==> flow/design.v <==
module pc_module(
    input [31:0] pc_in,
    input freeze,
    input clk,
    input rst,
    output reg [31:0] pc_out
);
always @(posedge clk, posedge rst) begin
    if (rst == 1) begin
        pc_out <= 0;
    end
    else if(freeze == 1) begin
        pc_out <= pc_out;
    end
    else begin
        pc_out <= pc_in;
    end
end
endmodule 
module adder(
    input [31:0] a,
    input [31:0] b,
    input rst,
    output [31:0] result
);
assign result = rst ? 32'b0: a+b;
endmodule  
module multiplexer(
    input [31:0] a,
    input [31:0] b,
    input select,
    output [31:0] out
);
assign out = select ? b : a;
endmodule  
module instruction_fetch(
    input clk,
    input rst,
    input freeze,
    input branch_taken,
    input [31:0] branch_adr,
    output [31:0] pc_out,
    output [31:0] imem_addr,
    input [31:0] imem_data,
    output [31:0] instruction 
);
wire [31:0] pc_wire;
wire [31:0] mux_out;
wire [31:0] pc_out_wire;
pc_module pcm(.pc_in    (mux_out),.freeze   (freeze && !branch_taken),.clk   (clk),.rst  (rst),.pc_out   (pc_wire));
multiplexer mux(.a  (pc_out_wire),.b    (branch_adr),.select    (branch_taken),.out     (mux_out));
adder adder(.a     (pc_wire),.b    (32'd4), .rst     (rst), .result    (pc_out_wire));
assign imem_addr = pc_wire;
assign instruction = rst ? 32'b0 : imem_data;
assign pc_out = rst ? 32'b0 : pc_out_wire;
endmodule
module instruction_fetch_register(
    input clk,
    input rst,
    input freeze,
    input flush,
    input [31:0] pc_in,
    input [31:0] instruction_in,
    output reg [31:0] pc,
    output reg [31:0] instruction
);
always@(posedge clk, posedge rst) begin
    if (rst) begin
        pc <= 32'b0;
        instruction <= 32'b0;			
    end else if (flush) begin
        pc <= 32'b0;
        instruction <= 32'b0;			
    end
    else if(freeze == 1'b0) begin
        pc <= pc_in;
        instruction <= instruction_in;
    end else begin
        pc <= pc;
        instruction <= instruction;
    end
end
endmodule  
module control_unit (
  input [1:0] mode,
  input [3:0] opcode,
  input s,
  output [3:0] execute_command,
  output mem_read, mem_write,
  output wb_enable,
  output b,
  output update_state
);
  assign update_state = s && mode == 2'b00;
  assign b = (opcode[3] == 1'b0 && mode == 2'b10) ? 1'b1 : 1'b0;
  assign wb_enable = ((mode == 2'b00 && (opcode == 4'b1101 || opcode == 4'b1111 || opcode == 4'b0100 || opcode == 4'b0101 || opcode == 4'b0010 || opcode == 4'b0110 || opcode == 4'b0000 || opcode == 4'b1100 || opcode == 4'b0001)) || (opcode == 4'b0100 && s == 1'b1 && mode == 2'b01)) ? 1'b1 : 0;
  assign mem_read = (opcode == 4'b0100 && mode == 2'b01 && s == 1'b1 ) ? 1 : 0;
  assign mem_write = (opcode == 4'b0100 && mode == 2'b01 && s == 1'b0 ) ? 1 : 0;
  assign execute_command = (opcode == 4'b1101 ? 4'b0001 : (opcode == 4'b1111 ? 4'b1001 : (opcode == 4'b0100 ? 4'b0010 :
   (opcode == 4'b0101 ? 4'b0011 : (opcode == 4'b0010 ? 4'b0100 : (opcode == 4'b0110 ?  4'b0101 : (opcode == 4'b0000 ? 4'b0110 : (opcode == 4'b1100 ? 4'b0111 :
   (opcode == 4'b0001 ? 4'b1000 : (opcode == 4'b1010 ? 4'b0100 : (opcode == 4'b1101 ? 4'b0110 : (opcode == 4'b1000 ? 4'b0110 : 4'b0))))))))))));
endmodule
module condition_check (
    input[3:0] condition,
    input[3:0] condState,
    output check
);
    assign check = ((condition == 4'b0000 && condState[2] == 1'b1) || (condition == 4'b0001 && condState[2] == 1'b0) || (condition == 4'b0010 && condState[1] == 1'b1)
    || (condition == 4'b0011 && condState[1] == 1'b0) || (condition == 4'b0100 && condState[3] == 1'b1) || (condition == 4'b0101 && condState[3] == 1'b0) 
    || (condition == 4'b0110 && condState[0] == 1'b1) || (condition == 4'b0111 && condState[0] == 1'b0) || (condition == 4'b1000 && condState[1] == 1'b1 && condState[2] == 1'b0)
    || (condition == 4'b1001 && (condState[1] == 1'b0 || condState[2] == 1'b1)) || (condition == 4'b1010 && condState[3] == condState[0]) || (condition == 4'b1011 && condState[3] != condState[0]) 
    || (condition == 4'b1100 && condState[2] == 1'b0 && condState[3] == condState[0]) || (condition == 4'b1101 && (condState[2] == 1'b1 || condState[3] != condState[0])) || (condition == 4'b1110) || (condition == 4'b1111)) ? 1'b1 : 1'b0;
endmodule
module register_file ( 
  input clk, rst,
  input[3:0] src1, src2, dest_wb, 
  input[31:0] result_wb, 
  input write_back_enable,
  output [31:0] reg1, reg2
);
  reg[31:0] regs[15:0];
  assign reg1 = (write_back_enable && dest_wb == src1) ? result_wb : regs[src1];
  assign reg2 = (write_back_enable && dest_wb == src2) ? result_wb : regs[src2];
  integer i;
	always @(posedge clk, posedge rst) begin
		if (rst) begin
			for (i = 0; i < 16; i = i + 1) begin
				regs[i] <= i;
			end
		end
		else if (write_back_enable) begin 
			regs[dest_wb] <= result_wb;
		end
	end
endmodule
module instrcution_decode(
    input clk,
    input rst,
    input [31:0] instruction,
    input [31:0] result_wb,
    input write_back_enable,
    input [3:0] dest_wb,
    input hazard,
    input [3:0] sr,
    input [31:0] pc_in,
    output wb_en,
    output mem_r_en,
    output mem_w_en,
    output b,
    output s,
    output [3:0] exec_cmd,
    output [31:0] val_rn,
    output [31:0] val_rm,
    output imm,
    output [11:0] shift_operand,
    output [23:0] signed_imm_24,
    output [3:0] dest,
    output [3:0] src1,
    output [3:0] src2,
    output two_src,
    output [31:0] pc_out
);
assign shift_operand = instruction[11:0];
assign imm = instruction[25];
assign signed_imm_24 = instruction[23:0];
assign pc_out = pc_in;
assign dest = instruction[15:12];
wire check;
wire[3:0] exec_cmd_wire;
wire mem_r_en_wire;
wire mem_w_en_wire;
wire wb_en_wire;
wire b_wire;
wire s_wire;
assign two_src = !instruction[25] || mem_w_en_wire;
control_unit cu(
    .mode   (instruction[27:26]),
    .opcode (instruction[24:21]),
    .s  (instruction[20]),
    .execute_command    (exec_cmd_wire),
    .mem_read   (mem_r_en_wire),
    .mem_write  (mem_w_en_wire),
    .wb_enable  (wb_en_wire),
    .b  (b_wire),
    .update_state   (s_wire)
);
condition_check cc(
    .condition  (instruction[31:28]),
    .condState  (sr),
    .check  (check)
);
wire cond_or_hazard;
assign cond_or_hazard = hazard || !check;
assign s = !cond_or_hazard ? s_wire : 0;
assign b = !cond_or_hazard ? b_wire : 0;
assign wb_en = !cond_or_hazard ? wb_en_wire : 0;
assign mem_w_en = !cond_or_hazard ? mem_w_en_wire : 0;
assign mem_r_en = !cond_or_hazard ? mem_r_en_wire : 0;
wire [3:0] src2_wire;
assign exec_cmd = !cond_or_hazard ? exec_cmd_wire : 0;
assign src1 = instruction[19:16];
assign src2 = src2_wire;
assign src2_wire = mem_w_en_wire ? dest : instruction[3:0];
register_file rf(
    .clk   (clk),
    .rst   (rst),
    .src1  (instruction[19:16]),
    .src2  (src2_wire),
    .dest_wb   (dest_wb),
    .result_wb (result_wb),
    .write_back_enable (write_back_enable),
    .reg1  (val_rn),
    .reg2  (val_rm)
);
endmodule  
module instruction_decode_register(
    input clk,
    input rst,
    input flush,
    input wb_en_in,
    input mem_r_en_in,
    input mem_w_en_in,
    input b_in,
    input s_in,
    input [3:0] exe_cmd_in,
    input [31:0] pc_in,
    input [31:0] val_rn_in,
    input [31:0] val_rm_in,
    input imm_in,
    input [11:0] shift_operand_in,
    input [23:0] signed_imm_24_in,
    input [3:0] dest_in,
    input [3:0] sr_in,
    input [3:0] src1_in,
    input [3:0] src2_in,
    output reg wb_en,
    output reg mem_r_en,
    output reg mem_w_en,
    output reg b,
    output reg s,
    output reg [3:0] exe_cmd,
    output reg [31:0] pc,
    output reg [31:0] val_rn,
    output reg [31:0] val_rm,
    output reg imm,
    output reg [11:0] shift_operand,
    output reg [23:0] signed_imm_24,
    output reg [3:0] dest,
    output reg [3:0] sr_out,
    output reg [3:0] src1_out,
    output reg [3:0] src2_out
);
always@(posedge clk, posedge rst) begin
    if (rst) begin
        wb_en <= 0;
        mem_r_en <= 0;
        mem_w_en <= 0;
        b <= 0;
        s <= 0;
        exe_cmd <= 0;
        pc <= 0;
        val_rm <= 0;
        val_rn <= 0;
        imm <= 0;
        shift_operand <= 0;
        signed_imm_24 <= 0;
        dest <= 0;
        src1_out <= 0;
        src2_out <= 0;
        sr_out <= 0;
    end else if (flush) begin
        wb_en <= 0;
        mem_r_en <= 0;
        mem_w_en <= 0;
        b <= 0;
        s <= 0;
        exe_cmd <= 0;
        pc <= 0;
        val_rm <= 0;
        val_rn <= 0;
        imm <= 0;
        shift_operand <= 0;
        signed_imm_24 <= 0;
        dest <= 0;
        src1_out <= 0;
        src2_out <= 0;
        sr_out <= 0;
    end else begin
        wb_en <= wb_en_in;
        mem_r_en <= mem_r_en_in;
        mem_w_en <= mem_w_en_in;
        b <= b_in;
        s <= s_in;
        exe_cmd <= exe_cmd_in;
        pc <= pc_in;
        val_rm <= val_rm_in;
        val_rn <= val_rn_in;
        imm <= imm_in;
        shift_operand <= shift_operand_in;
        signed_imm_24 <= signed_imm_24_in;
        dest <= dest_in;
        src1_out <= src1_in;
        src2_out <= src2_in;
        sr_out <= sr_in;
    end
end
endmodule  
module alu(
    input[3:0] exec_command,
    input[31:0] in1,
    input[31:0] in2,
    input carry_in,
    output[31:0] result,
    output c,
    output n,
    output z,
    output v
);
    wire [32:0] result_extend;
    wire [32:0] in1_extend;
    wire [32:0] in2_extend;
    assign in1_extend = {in1[31],in1};
    assign in2_extend = {in2[31],in2};
    assign result_extend = exec_command == 4'b0001 ? in2_extend : (exec_command == 4'b1001 ? ~in2_extend : (exec_command == 4'b0010 ? (in2_extend + in1_extend) : 
    (exec_command == 4'b0011 ? (in1_extend + in2_extend + carry_in) : (exec_command == 4'b0100 ? (in1_extend - in2_extend) : (exec_command == 4'b0101 ? (in1_extend - in2_extend - 1) : 
    (exec_command == 4'b0110 ? (in1_extend & in2_extend) : (exec_command == 4'b0111 ? (in1_extend | in2_extend) : (exec_command == 4'b1000 ? (in2_extend ^ in1_extend) : 
    (in1_extend))))))))) ;
    assign result = result_extend[31:0];
    assign c = result_extend[32] == 1'b1 && result_extend[31] == 1'b0;
    assign n = result[31];
    assign z = (result == 0);
    assign v = ((exec_command == 4'b0010 || exec_command == 4'b0011) && in1[31] == in2[31] && in1[31] != result[31]) || ((exec_command == 4'b0100 || exec_command == 4'b0101) && in1[31] == ~in2[31] && in1[31] != result[31]);
endmodule  
module val2_gen(
    input[31:0] val_rm,
    input imm,
    input mem_en,
    input [11:0] shift_operand,
    output reg [31:0] result
);
wire [31:0] imm8 = {24'b0, shift_operand[7:0]};
wire [4:0] imm_rot = {shift_operand[11:8], 1'b0};
wire [4:0] sh_amt = shift_operand[11:7];
wire [63:0] imm_dbl = {imm8, imm8} >> imm_rot;
wire [63:0] rm_dbl = {val_rm, val_rm} >> sh_amt;
always @(*) begin
    if(mem_en == 1) begin
       result = {20'b0, shift_operand};
    end
    else if (imm == 1) begin
        result = imm_dbl[31:0];
    end else if(imm == 0 && shift_operand[4] == 0) begin
        case (shift_operand[6:5])
            2'b00: result = val_rm << sh_amt;
            2'b01: result = val_rm >> sh_amt;
            2'b10: result = val_rm >>> sh_amt;
            default: result = rm_dbl[31:0];
        endcase
    end else begin
        result = val_rm;
    end
end
endmodule
module status_register(
    input clk,
    input rst,
    input n,
    input z,
    input c,
    input v,
    input s,
    output [3:0] cond
);
reg[3:0] cond_reg;
always @(posedge clk, posedge rst) begin
    if(rst == 1'b1) begin
        cond_reg <= 4'b0;
    end else if (s == 1'b1) begin
        cond_reg <= {n,z,c,v};
    end
end
assign cond = s == 1'b1 ? {n,z,c,v} : cond_reg;
endmodule
module execution(
    input clk,
    input rst,
    input s,
    input [3:0] exec_cmd,
    input mem_r_en, mem_w_en,
    input [31:0] pc,
    input [31:0] val_rn,val_rm,
    input imm,
    input [11:0] shift_operand,
    input [23:0] signed_imm_24,
    input [3:0] sr,
    output[31:0] alu_result,br_addr,
    output[3:0] status,
    output[31:0] val_rm_out
);
wire[31:0] signed_imm_24_extended;
assign signed_imm_24_extended = {signed_imm_24[23],signed_imm_24[23],signed_imm_24[23],signed_imm_24[23],signed_imm_24[23],signed_imm_24[23],signed_imm_24[23],signed_imm_24[23],signed_imm_24};
assign br_addr = pc + (signed_imm_24_extended << 2);
wire mem_en;
wire c,n,z,v;
assign mem_en = mem_r_en | mem_w_en;
wire [31:0] mux_before_alu_out_wire;
wire[31:0] val2_gen_wire;
val2_gen val2_gen(
    .val_rm (val_rm_out),
    .imm    (imm),
    .mem_en (mem_en),
    .shift_operand  (shift_operand),
    .result (val2_gen_wire)
);
alu alu(
    .exec_command (exec_cmd),
    .in1    (mux_before_alu_out_wire),
    .in2    (val2_gen_wire),
    .carry_in   (sr[1]),
    .result (alu_result),
    .c  (c),
    .n  (n),
    .z  (z),
    .v  (v)
);
status_register sreg(
    .clk   (clk),
    .rst   (rst),
    .n (n),
    .z (z),
    .c (c),
    .v (v),
    .s (s),
    .cond  (status)
);
assign val_rm_out = val_rm;
assign mux_before_alu_out_wire = val_rn;
endmodule 
module execution_register(
    input clk,
    input rst,
    input wb_en_in,
    input mem_r_en_in,
    input mem_w_en_in,
    input [31:0] alu_result_in,
    input [31:0] st_val_in,
    input [3:0] dest_in,
    output reg wb_en,
    output reg mem_r_en,
    output reg mem_w_en,
    output reg [31:0] alu_result,
    output reg [31:0] st_val,
    output reg [3:0] dest
);
always @(posedge clk, posedge rst) begin
    if (rst) begin
        wb_en <= 0;
        mem_r_en <= 0;
        mem_w_en <= 0;
        alu_result <= 0;
        st_val <= 0;
        dest <= 0;
    end else begin
        wb_en <= wb_en_in;
        mem_r_en <= mem_r_en_in;
        mem_w_en <= mem_w_en_in;
        alu_result <= alu_result_in;
        st_val <= st_val_in;
        dest <= dest_in;
    end
end
endmodule  
module memory_register(
    input clk,
    input rst,
    input wb_en_in,
    input mem_r_en_in,
    input [31:0] alu_result_in,
    input [31:0] mem_read_value_in,
    input [3:0] dest_in,
    output reg [31:0] alu_result,
    output reg [31:0] mem_read_value,
    output reg [3:0] dest,
    output reg wb_en,
    output reg mem_r_en
);
always @(posedge clk, posedge rst) begin
    if (rst) begin
        alu_result <= 0;
        mem_read_value <= 0;
        dest <= 0;
        wb_en <= 0;
        mem_r_en <= 0;
    end else begin
        dest <= dest_in;
        mem_read_value <= mem_read_value_in;
        alu_result <= alu_result_in;
        wb_en <= wb_en_in;
        mem_r_en <= mem_r_en_in;
    end
end
endmodule  
module write_back(
    input [31:0] alu_result,
    input [31:0] mem_result,
    input mem_r_en,
    output [31:0] out
);
assign out = mem_r_en ? mem_result : alu_result;
endmodule  
module hazard_detection_unit_old(
    input [3:0] src1,
    input [3:0] src2,
    input [3:0] exe_dest,
    input exe_wb_en,
    input mem_wb_en,
    input two_src,
    input [3:0] mem_dest,
    output reg hazard_detected
);
always @(*) begin
    if(mem_wb_en && src1 == mem_dest) begin
        hazard_detected <= 1;
    end else if(exe_wb_en && src1 == exe_dest) begin
        hazard_detected <= 1;
    end else if(two_src && mem_wb_en && src2 == mem_dest) begin
        hazard_detected <= 1;
    end else if(two_src && exe_wb_en && src2 == exe_dest) begin
        hazard_detected <= 1;
    end else begin
        hazard_detected <= 0;
    end
end
endmodule  
module ARM(
    input clk,
    input rst,
    output [31:0] imem_addr,
    input [31:0] imem_data,
    output [31:0] dmem_addr,
    output [31:0] dmem_wdata,
    output dmem_we,
    input [31:0] dmem_rdata
);
wire hazard;
wire branch_taken;
wire [31:0] branch_adr;
wire [31:0] pc_if_out;
wire [31:0] instruction_if_out;
instruction_fetch inst_fetch(
	.clk	(clk),
	.rst	(rst),
	.freeze	(hazard),
	.branch_taken	(branch_taken),
	.branch_adr	(branch_adr),
	.pc_out	(pc_if_out),
	.imem_addr	(imem_addr),
	.imem_data	(imem_data),
	.instruction	(instruction_if_out)
);
wire [31:0] pc_if_reg_out;
wire [31:0] instruction_if_reg_out;
instruction_fetch_register inst_fetch_reg(
	.clk	(clk),
	.rst	(rst),
	.freeze	(hazard),
	.flush	(branch_taken),
	.pc_in(pc_if_out),
	.instruction_in	(instruction_if_out),
	.pc	(pc_if_reg_out),
	.instruction	(instruction_if_reg_out)
);
wire[31:0] result_wb;
wire write_back_enable;
wire [3:0] dest_wb;
wire [3:0] sr;
wire wb_en_id_out;
wire mem_r_en_id_out;
wire mem_w_en_id_out;
wire b_id_out;
wire s_id_out;
wire [3:0] exec_cmd_id_out;
wire [31:0] val_rn_id_out;
wire [31:0] val_rm_id_out;
wire imm_id_out;
wire [11:0] shift_operand_id_out;
wire [23:0] signed_imm_24_id_out;
wire [3:0] dest_id_out;
wire [3:0] src1_id_out;
wire [3:0] src2_id_out;
wire two_src_id_out;
wire [31:0] pc_id_out;
instrcution_decode inst_decode(
	.clk	(clk),
	.rst	(rst),
	.instruction	(instruction_if_reg_out),
	.result_wb	(result_wb),
	.write_back_enable	(write_back_enable),
	.dest_wb	(dest_wb),
	.hazard	(hazard),
	.sr	(sr),
	.pc_in	(pc_if_reg_out),
	.wb_en	(wb_en_id_out),
	.mem_r_en	(mem_r_en_id_out),
	.mem_w_en	(mem_w_en_id_out),
	.b	(b_id_out),
	.s	(s_id_out),
	.exec_cmd	(exec_cmd_id_out),
	.val_rn	(val_rn_id_out),
	.val_rm	(val_rm_id_out),
	.imm		(imm_id_out),
	.shift_operand	(shift_operand_id_out),
	.signed_imm_24	(signed_imm_24_id_out),
	.dest	(dest_id_out),
	.src1	(src1_id_out),
	.src2	(src2_id_out),
	.two_src	(two_src_id_out),
	.pc_out	(pc_id_out)
);
wire wb_en_id_reg_out;
wire mem_r_en_id_reg_out;
wire mem_w_en_id_reg_out;
wire b_id_reg_out;
wire s_id_reg_out;
wire [3:0] exe_cmd_id_reg_out;
wire [31:0] pc_id_reg_out;
wire [31:0] val_rn_id_reg_out;
wire [31:0] val_rm_id_reg_out;
wire imm_id_reg_out;
wire [11:0] shift_operand_id_reg_out;
wire [23:0] signed_imm_24_id_reg_out;
wire [3:0] dest_id_reg_out;
wire [3:0] sr_id_reg_out;
wire [3:0] src1_id_reg_out;
wire [3:0] src2_id_reg_out;
instruction_decode_register inst_decode_reg(
	.clk	(clk),
	.rst	(rst),
	.flush	(branch_taken),
	.wb_en_in	(wb_en_id_out),
	.mem_r_en_in	(mem_r_en_id_out),
	.mem_w_en_in	(mem_w_en_id_out),
	.b_in	(b_id_out),
	.s_in	(s_id_out),
	.exe_cmd_in	(exec_cmd_id_out),
	.pc_in	(pc_id_out),
	.val_rn_in	(val_rn_id_out),
	.val_rm_in	(val_rm_id_out),
	.imm_in	(imm_id_out),
	.shift_operand_in	(shift_operand_id_out),
	.signed_imm_24_in	(signed_imm_24_id_out),
	.dest_in	(dest_id_out),
	.sr_in	(sr),
	.src1_in	(src1_id_out),
	.src2_in	(src2_id_out),
	.wb_en	(wb_en_id_reg_out),
	.mem_r_en	(mem_r_en_id_reg_out),
	.mem_w_en	(mem_w_en_id_reg_out),
	.b (branch_taken),
	.s (s_id_reg_out),
	.exe_cmd	(exe_cmd_id_reg_out),
	.pc	(pc_id_reg_out),
	.val_rn	(val_rn_id_reg_out),
	.val_rm	(val_rm_id_reg_out),
	.imm	(imm_id_reg_out),
	.shift_operand	(shift_operand_id_reg_out),
	.signed_imm_24	(signed_imm_24_id_reg_out),
	.dest	(dest_id_reg_out),
	.sr_out	(sr_id_reg_out),
	.src1_out	(src1_id_reg_out),
	.src2_out	(src2_id_reg_out)
);
wire [31:0] alu_result_exe_reg_out;
wire [31:0] alu_result_exe_out;
wire [31:0] val_rm_exe_out;
execution exe(
	.clk	(clk),
	.rst 	(rst),
	.s	(s_id_reg_out),
	.exec_cmd	(exe_cmd_id_reg_out),
	.mem_r_en	(mem_r_en_id_reg_out),
	.mem_w_en	(mem_w_en_id_reg_out),
	.pc	(pc_id_reg_out),
	.val_rn	(val_rn_id_reg_out),
	.val_rm	(val_rm_id_reg_out),
	.imm	(imm_id_reg_out),
	.shift_operand	(shift_operand_id_reg_out),
	.signed_imm_24	(signed_imm_24_id_reg_out),
	.sr	(sr_id_reg_out),
	.alu_result	(alu_result_exe_out),
	.br_addr	(branch_adr),
	.status	(sr),
	.val_rm_out	(val_rm_exe_out)
);
wire wb_en_exe_reg_out;
wire mem_r_en_exe_reg_out;
wire mem_w_en_exe_reg_out;
wire [3:0] dest_exe_reg_out;
wire [31:0] val_rm_exe_reg_out;
execution_register exe_reg(
	.clk	(clk),
	.rst	(rst),
	.wb_en_in	(wb_en_id_reg_out),
	.mem_r_en_in	(mem_r_en_id_reg_out),
	.mem_w_en_in	(mem_w_en_id_reg_out),
	.alu_result_in	(alu_result_exe_out),
	.st_val_in	(val_rm_exe_out),
	.dest_in	(dest_id_reg_out),
	.wb_en	(wb_en_exe_reg_out),
	.mem_r_en	(mem_r_en_exe_reg_out),
	.mem_w_en	(mem_w_en_exe_reg_out),
	.alu_result	(alu_result_exe_reg_out),
	.st_val	(val_rm_exe_reg_out),
	.dest	(dest_exe_reg_out)
);
wire [31:0] mem_result_out;
assign dmem_addr = alu_result_exe_reg_out;
assign dmem_wdata = val_rm_exe_reg_out;
assign dmem_we = mem_w_en_exe_reg_out;
assign mem_result_out = mem_r_en_exe_reg_out ? dmem_rdata : 32'b0;
wire [31:0] alu_result_mem_reg_out;
wire [31:0] mem_read_val_mem_reg_out;
wire mem_r_en_mem_reg_out;
memory_register mem_reg(
	.clk	(clk),
	.rst	(rst),
	.wb_en_in	(wb_en_exe_reg_out),
	.mem_r_en_in	(mem_r_en_exe_reg_out),
	.alu_result_in	(alu_result_exe_reg_out),
	.mem_read_value_in	(mem_result_out),
	.dest_in	(dest_exe_reg_out),
	.alu_result	(alu_result_mem_reg_out),
	.mem_read_value	(mem_read_val_mem_reg_out),
	.dest	(dest_wb),
	.wb_en	(write_back_enable),
	.mem_r_en	(mem_r_en_mem_reg_out)
);
write_back wb(
	.alu_result	(alu_result_mem_reg_out),
	.mem_result	(mem_read_val_mem_reg_out),
	.mem_r_en	(mem_r_en_mem_reg_out),
	.out	(result_wb)
);
hazard_detection_unit_old hdu(
	.src1	(src1_id_out),
	.src2	(src2_id_out),
	.exe_dest	(dest_id_reg_out),
	.exe_wb_en	(wb_en_id_reg_out),
	.mem_wb_en	(wb_en_exe_reg_out),
	.two_src	(two_src_id_out),
	.mem_dest	(dest_exe_reg_out),
	.hazard_detected	(hazard)
);
endmodule  
--- tool output ---
-- Step by step through the tools: ARM
Module ARM before and after one edit of its RTL, step after step.
Lines under "original" count in the file above, lines under "edited" in the edited file.
"change" is "edited" less "original", of the values as shown; "rel. change" is that difference over "original", in percent.
Cell names lack the library's common part.
A cell with -- has no value.
- top: ARM
- clock port: clk
- library: sky130hd
- library corner: tt_025C_1v80

-- Edit of the RTL
Unified diff, file above to edited file.
This change comes from a script, not from a designer. The edited design behaves differently; no optimisation was intended.
begin of diff
@@ -488,5 +488,4 @@
     if (rst) begin
         alu_result <= 0;
-        mem_read_value <= 0;
         dest <= 0;
         wb_en <= 0;
@@ -494,5 +493,4 @@
     end else begin
         dest <= dest_in;
-        mem_read_value <= mem_read_value_in;
         alu_result <= alu_result_in;
         wb_en <= wb_en_in;
@@ -500,4 +498,5 @@
     end
 end
+always @(*) mem_read_value = mem_read_value_in;
 endmodule  
 module write_back(
end of diff

-- After elaboration
Source: Yosys, flattened and elaborated. Widths are those after wreduce. Registers that Yosys merges into a memory's read port (data or address) are not register bits. Print and check cells do not count. Equal cells are merged and count once.
- bit counts (element ; original ; edited ; change ; rel. change (%)):
    elaborated cells ; 332 ; 331 ; -1 ; -0.30
    bits in registers ; 901 ; 869 ; -32 ; -3.55
    input bits ; 66 ; 66 ; 0 ; 0.00
- operators by class (element ; original ; edited ; change ; rel. change (%)):
    muxes and demuxes ; 69 ; 69 ; 0 ; 0.00
    equal/unequal tests ; 95 ; 95 ; 0 ; 0.00
    add/subtract/negate cells ; 6 ; 6 ; 0 ; 0.00
    reductions and logical operators ; 97 ; 97 ; 0 ; 0.00
    shift operators ; 5 ; 5 ; 0 ; 0.00
    bitwise operators ; 15 ; 15 ; 0 ; 0.00
- operators with widths (kind ; original ; edited ; change ; rel. change (%)):
    4-bit equality test with constant B ; 39 ; 39 ; 0 ; 0.00
    1-bit logical AND ; 39 ; 39 ; 0 ; 0.00
    1-bit logical OR ; 31 ; 31 ; 0 ; 0.00
    4-bit by 3-bit equality test with 1-bit output with constant B ; 23 ; 23 ; 0 ; 0.00
    1-bit 2-to-1 mux ; 20 ; 20 ; 0 ; 0.00
    32-bit 2-to-1 mux ; 18 ; 18 ; 0 ; 0.00
    2-bit AND reduction ; 16 ; 16 ; 0 ; 0.00
    4-bit 2-to-1 mux ; 14 ; 14 ; 0 ; 0.00
    4-bit by 2-bit equality test with 1-bit output with constant B ; 11 ; 11 ; 0 ; 0.00
    1-bit NOT ; 10 ; 10 ; 0 ; 0.00
    33-bit 2-to-1 mux ; 9 ; 9 ; 0 ; 0.00
    4-bit by 1-bit equality test with 1-bit output with constant B ; 6 ; 6 ; 0 ; 0.00
    4-bit equality test ; 6 ; 6 ; 0 ; 0.00
    4-bit logical NOT ; 5 ; 5 ; 0 ; 0.00
    1-bit equality test ; 3 ; 3 ; 0 ; 0.00
    1-bit logical NOT ; 3 ; 3 ; 0 ; 0.00
    2-bit by 1-bit equality test with 1-bit output with constant B ; 2 ; 2 ; 0 ; 0.00
    2-bit equality test with constant B ; 2 ; 2 ; 0 ; 0.00
    2-bit logical NOT ; 2 ; 2 ; 0 ; 0.00
    3-bit 2-to-1 mux ; 2 ; 2 ; 0 ; 0.00
    1-bit != test ; 2 ; 2 ; 0 ; 0.00
    32-bit case mux with 16-bit select ; 2 ; 2 ; 0 ; 0.00
    32-bit by 3-bit adder with 32-bit output with constant B ; 1 ; 1 ; 0 ; 0.00
    32-bit adder ; 1 ; 1 ; 0 ; 0.00
    32-bit by 32-bit adder with 33-bit output ; 1 ; 1 ; 0 ; 0.00
    33-bit by 1-bit adder with 33-bit output ; 1 ; 1 ; 0 ; 0.00
    33-bit bitwise AND ; 1 ; 1 ; 0 ; 0.00
    32-bit logical NOT ; 1 ; 1 ; 0 ; 0.00
Not every row of either side is listed.

-- Longest topological paths
Depth = most cells in a row (Yosys ltp): at word level without a register or memory, in the mapped netlist without a sequential cell, where the memories' decode and read muxes count.
- depth (element ; original ; edited ; change ; rel. change (%)):
    word-level depth ; 41 ; 41 ; 0 ; 0.00
    ABC_AREA ; 0 ; 0 ; -- ; --
    mapped depth ; 38 ; 34 ; -4 ; -10.53

-- Synthesis result
Source: synth_stat.txt of the flow (Yosys; design flattened, memories mapped). It holds for the ABC_AREA given above (unset counts as 0); a run with the other value may have another netlist.
- synthesis totals (element ; original ; edited ; change ; rel. change (%)):
    synthesis area (sq mm) ; 0.0561589 ; 0.0546074 ; -0.0015515 ; -2.76
    area of sequential cells (sq mm) ; 0.0222864 ; 0.0214856 ; -0.0008008 ; -3.59
    standard cells after synthesis ; 6320 ; 6288 ; -32 ; -0.51
    mapped flip-flops ; 889 ; 857 ; -32 ; -3.60
- cells by type (type ; original ; edited ; change ; rel. change (%)):
    mux2i_1 ; 152 ; 100 ; -52 ; -34.21
    nor2b_1 ; 101 ; 142 ; +41 ; +40.59
    nor2_1 ; 705 ; 665 ; -40 ; -5.67
    clkbuf_1 ; 398 ; 435 ; +37 ; +9.30
    nor3_1 ; 86 ; 120 ; +34 ; +39.53
    dfrtp_1 ; 857 ; 825 ; -32 ; -3.73
    a21oi_1 ; 615 ; 642 ; +27 ; +4.39
    nand2_1 ; 469 ; 495 ; +26 ; +5.54
    and3_1 ; 38 ; 61 ; +23 ; +60.53
    and2_1 ; 50 ; 33 ; -17 ; -34.00
    a22o_1 ; 112 ; 98 ; -14 ; -12.50
    o211ai_1 ; 33 ; 46 ; +13 ; +39.39
    clkbuf_8 ; 13 ; 0 ; -13 ; -100.00
    nand4_1 ; 107 ; 95 ; -12 ; -11.21
    buf_6 ; 12 ; 0 ; -12 ; -100.00
    or4_1 ; 21 ; 10 ; -11 ; -52.38
    o21a_1 ; 17 ; 28 ; +11 ; +64.71
    or2_2 ; 37 ; 27 ; -10 ; -27.03
Not every row of either side is listed.
By module: a second synthesis without flattening, with its own total; a netlist apart from the flattened one above.
- unflattened totals (element ; original ; edited ; change ; rel. change (%)):
    cell total of the unflattened synthesis ; 6461 ; 6461 ; 0 ; 0.00
    area (unflattened synthesis) (sq mm) ; 0.0637837 ; 0.0632231 ; -0.0005606 ; -0.88
Rows give one instance, submodules left out.
- by module, original (module ; instances ; cells ; area (sq mm)):
    register_file ; 1 ; 2456 ; 0.0279318
    alu ; 1 ; 1503 ; 0.0095542
    val2_gen ; 1 ; 839 ; 0.0065112
    instruction_decode_register ; 1 ; 334 ; 0.0050361
    instruction_fetch_register ; 1 ; 207 ; 0.0026213
    adder ; 1 ; 312 ; 0.0020983
    execution ; 1 ; 258 ; 0.0018318
    execution_register ; 1 ; 72 ; 0.0017805
    memory_register ; 1 ; 71 ; 0.0017554
    pc_module ; 1 ; 69 ; 0.0013488
    instrcution_decode ; 1 ; 91 ; 0.0007082
    instruction_fetch ; 1 ; 74 ; 0.0006506
    multiplexer ; 1 ; 36 ; 0.0005443
    write_back ; 1 ; 36 ; 0.0005443
original: Modules not listed: 5.
- by module, edited (module ; instances ; cells ; area (sq mm)):
    register_file ; 1 ; 2456 ; 0.0279318
    alu ; 1 ; 1503 ; 0.0095542
    val2_gen ; 1 ; 839 ; 0.0065112
    instruction_decode_register ; 1 ; 334 ; 0.0050361
    instruction_fetch_register ; 1 ; 207 ; 0.0026213
    adder ; 1 ; 312 ; 0.0020983
    execution ; 1 ; 258 ; 0.0018318
    execution_register ; 1 ; 72 ; 0.0017805
    pc_module ; 1 ; 69 ; 0.0013488
    memory_register ; 1 ; 71 ; 0.0011949
    instrcution_decode ; 1 ; 91 ; 0.0007082
    instruction_fetch ; 1 ; 74 ; 0.0006506
    multiplexer ; 1 ; 36 ; 0.0005443
    write_back ; 1 ; 36 ; 0.0005443
edited: Modules not listed: 5.

-- Path before layout
OpenSTA on the mapped netlist: ideal clock, no wires. The path of least setup slack (recovery checks aside). Input and output delay are each 20% of the period. Register names are those of the netlist, which keeps one name where synthesis merged equal registers.
- timing post-synthesis (element ; original ; edited ; change ; rel. change (%)):
    path type ; input to register ; input to register ; -- ; --
    from ; input rst ; input rst ; -- ; --
    to ; register inst_fetch.pcm.pc_out[3] ; register inst_fetch.pcm.pc_out[3] ; -- ; --
    delay of the path (ns) ; 20.085 ; 19.556 ; -0.529 ; -2.63
    data required time (ns) ; 10.917 ; 10.856 ; -0.061 ; -0.56
    external input delay (ns) ; 2.200 ; 2.200 ; 0.000 ; 0.00
    path slack (ns) ; -11.284 ; -10.756 ; +0.528 ; --
    stages on the path ; 4 ; 4 ; 0 ; 0.00
    arrival (ns) ; 22.202 ; 21.612 ; -0.590 ; -2.66
    time at the first pin (ns) ; 2.200 ; 2.200 ; 0.000 ; 0.00
    period (ns) ; 11.0 ; 11.0 ; 0.0 ; 0.00
    synthesis period reached (ns) ; 22.284 ; 21.756 ; -0.528 ; -2.37
"delay of the path" is the arrival time less input delay plus setup time.
"stages on the path" counts driving pins, that of a launching flip-flop among them; a cell with two outputs on the path counts twice.
"synthesis period reached" = period - worst setup slack (recovery checks aside). The figure is calculated, with input and output delays left at 20% of the set period.
The rows between start and end are the longest chain of elaborated cells between them; the timing report does not say that the signal goes this way. Where chains are equally long, one stands for them.
Each line given opens the expression or statement behind the cell; cells for indexed reads and writes are added by Yosys, which also makes memories of some case tables.
A register here has more assigning lines than the two given.
On the way, post-synthesis, original:
- path through: inv_1 -> and3_1 -> o21ai_0 -> o21ai_0
- cells in the longest elaborated chain at 2
- elaborated cells between the ends (all ways): 2
- RTL lines with such cells: 2
- classes of those cells: mux (2)
- ends and longest elaborated chain, post-synthesis, original (element ; RTL line ; source):
    start: declaration ; 537 ; input rst,
    32-bit 2-to-1 mux ; 26 ; assign result = rst ? 32'b0: a+b;
    32-bit 2-to-1 mux ; 34 ; assign out = select ? b : a;
    end: assignment ; 13 ; pc_out <= pc_out;
    end: assignment ; 16 ; pc_out <= pc_in;
    end: declaration ; 6 ; output reg [31:0] pc_out
On the way, post-synthesis, edited:
- path through: clkbuf_1 -> inv_1 -> a311oi_1 -> a21oi_1
- cells in the longest elaborated chain at 2
- elaborated cells between the ends (all ways): 2
- RTL lines with such cells: 2
- classes of those cells: mux (2)
- ends and longest elaborated chain, post-synthesis, edited (element ; RTL line ; source):
    start: declaration ; 536 ; input rst,
    32-bit 2-to-1 mux ; 26 ; assign result = rst ? 32'b0: a+b;
    32-bit 2-to-1 mux ; 34 ; assign out = select ? b : a;
    end: assignment ; 13 ; pc_out <= pc_out;
    end: assignment ; 16 ; pc_out <= pc_in;
    end: declaration ; 6 ; output reg [31:0] pc_out

-- Timing after layout
Path of least setup slack in the final report of each run of set A (OpenROAD, finished layout, wires in). Where an end is a register, its clock arrival counts in the times.
- timing post-layout (element ; original ; edited ; change ; rel. change (%)):
    path type ; register to register ; register to register ; -- ; --
    from ; register inst_decode_reg.shift_operand[7] ; register inst_decode_reg.shift_operand[7] ; -- ; --
    to ; register inst_decode_reg.exe_cmd ; register inst_decode_reg.wb_en ; -- ; --
    data required time (ns) ; 11.62 ; 11.56 ; -0.06 ; -0.52
    path slack (ns) ; 0.94 ; 0.60 ; -0.34 ; --
    stages on the path ; 27 ; 27 ; 0 ; 0.00
    arrival (ns) ; 10.68 ; 10.97 ; +0.29 ; +2.72
    period (ns) ; 11.0 ; 11.0 ; 0.0 ; 0.00
    time at the first pin (ns) ; 0.73 ; 0.72 ; -0.01 ; -1.37
Where an end lacks its bit number, it is one bit of the signal, or one of the new flip-flops if synthesis recoded a state register.
The rows between start and end are the longest chain of elaborated cells between them; the timing report does not say that the signal goes this way. Where chains are equally long, one stands for them.
A register here has more assigning lines than the two given.
On the way, post-layout, original:
- path through: dfrtp_4 -> inv_2 -> nand2_1 -> o21ai_0 -> mux4_2 -> nor2_1 -> a2111oi_0 -> a211oi_1 -> inv_1 -> ha_1 -> nor4_4 -> nand2_1 -> a2111oi_2 -> nor4_1 -> nor3b_2 -> nor4b_2 -> nand2_1 -> nor4_1 -> a211o_1 -> a221o_1 -> o221ai_1 -> nor4_1 -> nand3_2 -> and2_4 -> mux4_2 -> mux2_4 -> nor4_1
- cells in the longest elaborated chain at 39
- elaborated cells between the ends (all ways): 83
- classes of those cells: add/sub (4); eq/ne (5); shift (5); mux (17); logic (10); reduce/logical (42)
- ends and longest elaborated chain, post-layout, original (element ; RTL line ; source):
    start: declaration ; 246 ; output reg [11:0] shift_operand,
    start: assignment ; 265 ; shift_operand <= 0;
    start: assignment ; 299 ; shift_operand <= shift_operand_in;
    64-bit by 5-bit >> shifter with 32-bit output ; 345 ; wire [63:0] rm_dbl = {val_rm, val_rm} >> sh_amt;
    32-bit case mux with 3-bit select ; 353 ; case (shift_operand[6:5])
    32-bit 2-to-1 mux ; 352 ; end else if(imm == 0 && shift_operand[4] == 0) begin
    32-bit 2-to-1 mux ; 350 ; else if (imm == 1) begin
    32-bit 2-to-1 mux ; 347 ; if(mem_en == 1) begin
    33-bit bitwise XOR ; 326 ; (exec_command == 4'b0110 ? (in1_extend & in2_extend) : (exec_command == 4'b0111 ? (in1_extend | in2_extend) : ...
    33-bit 2-to-1 mux (3 in a row) ; 326 ;
    (+9 left out) ; -- ;
    1-bit logical AND ; 108 ; assign check = ((condition == 4'b0000 && condState[2] == 1'b1) || (condition == 4'b0001 && condState[2] == 1'b ...
    1-bit logical OR (15 in a row) ; 108 ;
    1-bit 2-to-1 mux ; 108 ;
    1-bit logical NOT ; 193 ; assign cond_or_hazard = hazard || !check;
    1-bit logical OR ; 193 ;
    4-bit 2-to-1 mux ; 200 ; assign exec_cmd = !cond_or_hazard ? exec_cmd_wire : 0;
    4-bit 2-to-1 mux ; 271 ; end else if (flush) begin
    end: assignment ; 277 ; exe_cmd <= 0;
    end: assignment ; 294 ; exe_cmd <= exe_cmd_in;
    end: declaration ; 241 ; output reg [3:0] exe_cmd,
Nets of the timed path that keep an RTL name, with a line that drives or declares them; the list need not be complete.
- named nets, post-layout, original (signal ; RTL line ; source):
    alu_result_exe_out[27] ; 324 ; assign result_extend = exec_command == 4'b0001 ? in2_extend : (exec_command == 4'b1001 ? ~in2_extend : (exec_c ...
On the way, post-layout, edited:
- path through: dfrtp_4 -> buf_12 -> mux2i_1 -> mux2_2 -> o22ai_1 -> o211a_1 -> o21ai_0 -> and2_1 -> ha_1 -> o21ai_1 -> or2_2 -> o311ai_1 -> nor3b_1 -> nand2_1 -> or3_1 -> nor4_1 -> nor3_1 -> a2111oi_0 -> nand4_1 -> nor4_1 -> nand4b_1 -> nor3_2 -> nor2_1 -> inv_1 -> o221ai_1 -> o31ai_4 -> o32ai_1
- cells in the longest elaborated chain at 39
- elaborated cells between the ends (all ways): 83
- classes of those cells: add/sub (4); eq/ne (5); shift (5); mux (17); logic (10); reduce/logical (42)
- ends and longest elaborated chain, post-layout, edited (element ; RTL line ; source):
    start: declaration ; 246 ; output reg [11:0] shift_operand,
    start: assignment ; 265 ; shift_operand <= 0;
    start: assignment ; 299 ; shift_operand <= shift_operand_in;
    64-bit by 5-bit >> shifter with 32-bit output ; 345 ; wire [63:0] rm_dbl = {val_rm, val_rm} >> sh_amt;
    32-bit case mux with 3-bit select ; 353 ; case (shift_operand[6:5])
    32-bit 2-to-1 mux ; 352 ; end else if(imm == 0 && shift_operand[4] == 0) begin
    32-bit 2-to-1 mux ; 350 ; else if (imm == 1) begin
    32-bit 2-to-1 mux ; 347 ; if(mem_en == 1) begin
    33-bit bitwise XOR ; 326 ; (exec_command == 4'b0110 ? (in1_extend & in2_extend) : (exec_command == 4'b0111 ? (in1_extend | in2_extend) : ...
    33-bit 2-to-1 mux (3 in a row) ; 326 ;
    (+9 left out) ; -- ;
    1-bit logical AND ; 108 ; assign check = ((condition == 4'b0000 && condState[2] == 1'b1) || (condition == 4'b0001 && condState[2] == 1'b ...
    1-bit logical OR (15 in a row) ; 108 ;
    1-bit 2-to-1 mux ; 108 ;
    1-bit logical NOT ; 193 ; assign cond_or_hazard = hazard || !check;
    1-bit logical OR ; 193 ;
    1-bit 2-to-1 mux ; 196 ; assign wb_en = !cond_or_hazard ? wb_en_wire : 0;
    1-bit 2-to-1 mux ; 271 ; end else if (flush) begin
    end: assignment ; 272 ; wb_en <= 0;
    end: assignment ; 289 ; wb_en <= wb_en_in;
    end: declaration ; 236 ; output reg wb_en,
- named nets, post-layout, edited (signal ; RTL line ; source):
    exe.sreg.cond[2] ; 382 ; assign cond = s == 1'b1 ? {n,z,c,v} : cond_reg;

-- Layout results
Runs of the flow (Yosys, OpenROAD) on both versions; the two runs of a pair have the same settings. The constraints put input and output delay at 20% of the set period each and load the outputs with 0.01 pF.
Flow settings, set A:
- noted CORE_UTILIZATION: 40
- period_ns: 11.0
- noted CAP_MARGIN: 20
- CORE_MARGIN: 2
- SLEW_MARGIN at 20
- final reports, set A (element ; original ; edited ; change ; rel. change (%)):
    setup slack of the worst path (ns) ; 0.940 ; 0.595 ; -0.345 ; --
    Yosys chip area after synthesis (sq mm) ; 0.0561589 ; 0.0546074 ; -0.0015515 ; -2.76
    die size (sq mm) ; 0.14341 ; 0.139491 ; -0.003919 ; -2.73
    worst hold slack in the final report (ns) ; 0.393 ; 0.375 ; -0.018 ; --
    standard-cell area after layout (sq mm) ; 0.0632769 ; 0.0619945 ; -0.0012824 ; -2.03
    period reached (ns) ; 10.060 ; 10.405 ; +0.345 ; +3.43
    setup TNS (ns) ; 0.000 ; 0.000 ; 0.000 ; --
    utilization in the final report (%) ; 45.4 ; 45.8 ; +0.4 ; --
Flow settings, set B:
- noted ABC_AREA: 1
- noted CORE_UTILIZATION: 24
- CTS_CLUSTER_DIAMETER: 323
- CTS_CLUSTER_SIZE at 93
- GPL_ROUTABILITY_DRIVEN: 1
- noted PLACE_DENSITY: 0.93
- SLEW_MARGIN at 25
- noted TNS_END_PERCENT: 35
- period_ns: 8.74
- noted CAP_MARGIN: 20
- CORE_MARGIN: 2
- final reports, set B (element ; original ; edited ; change ; rel. change (%)):
    setup slack of the worst path (ns) ; 0.490 ; 0.348 ; -0.142 ; --
    Yosys chip area after synthesis (sq mm) ; 0.0577166 ; 0.0563641 ; -0.0013525 ; -2.34
    die size (sq mm) ; 0.244426 ; 0.238745 ; -0.005681 ; -2.32
    worst hold slack in the final report (ns) ; 0.416 ; 0.422 ; +0.006 ; --
    standard-cell area after layout (sq mm) ; 0.0631468 ; 0.0631981 ; +0.0000513 ; +0.08
    period reached (ns) ; 8.250 ; 8.392 ; +0.142 ; +1.72
    setup TNS (ns) ; 0.000 ; 0.000 ; 0.000 ; --
    utilization in the final report (%) ; 26.3 ; 27.1 ; +0.8 ; --
"period reached" means the clock period less the worst setup slack. The figure is calculated, with input and output delays left at 20% of the set period.
--- end ---
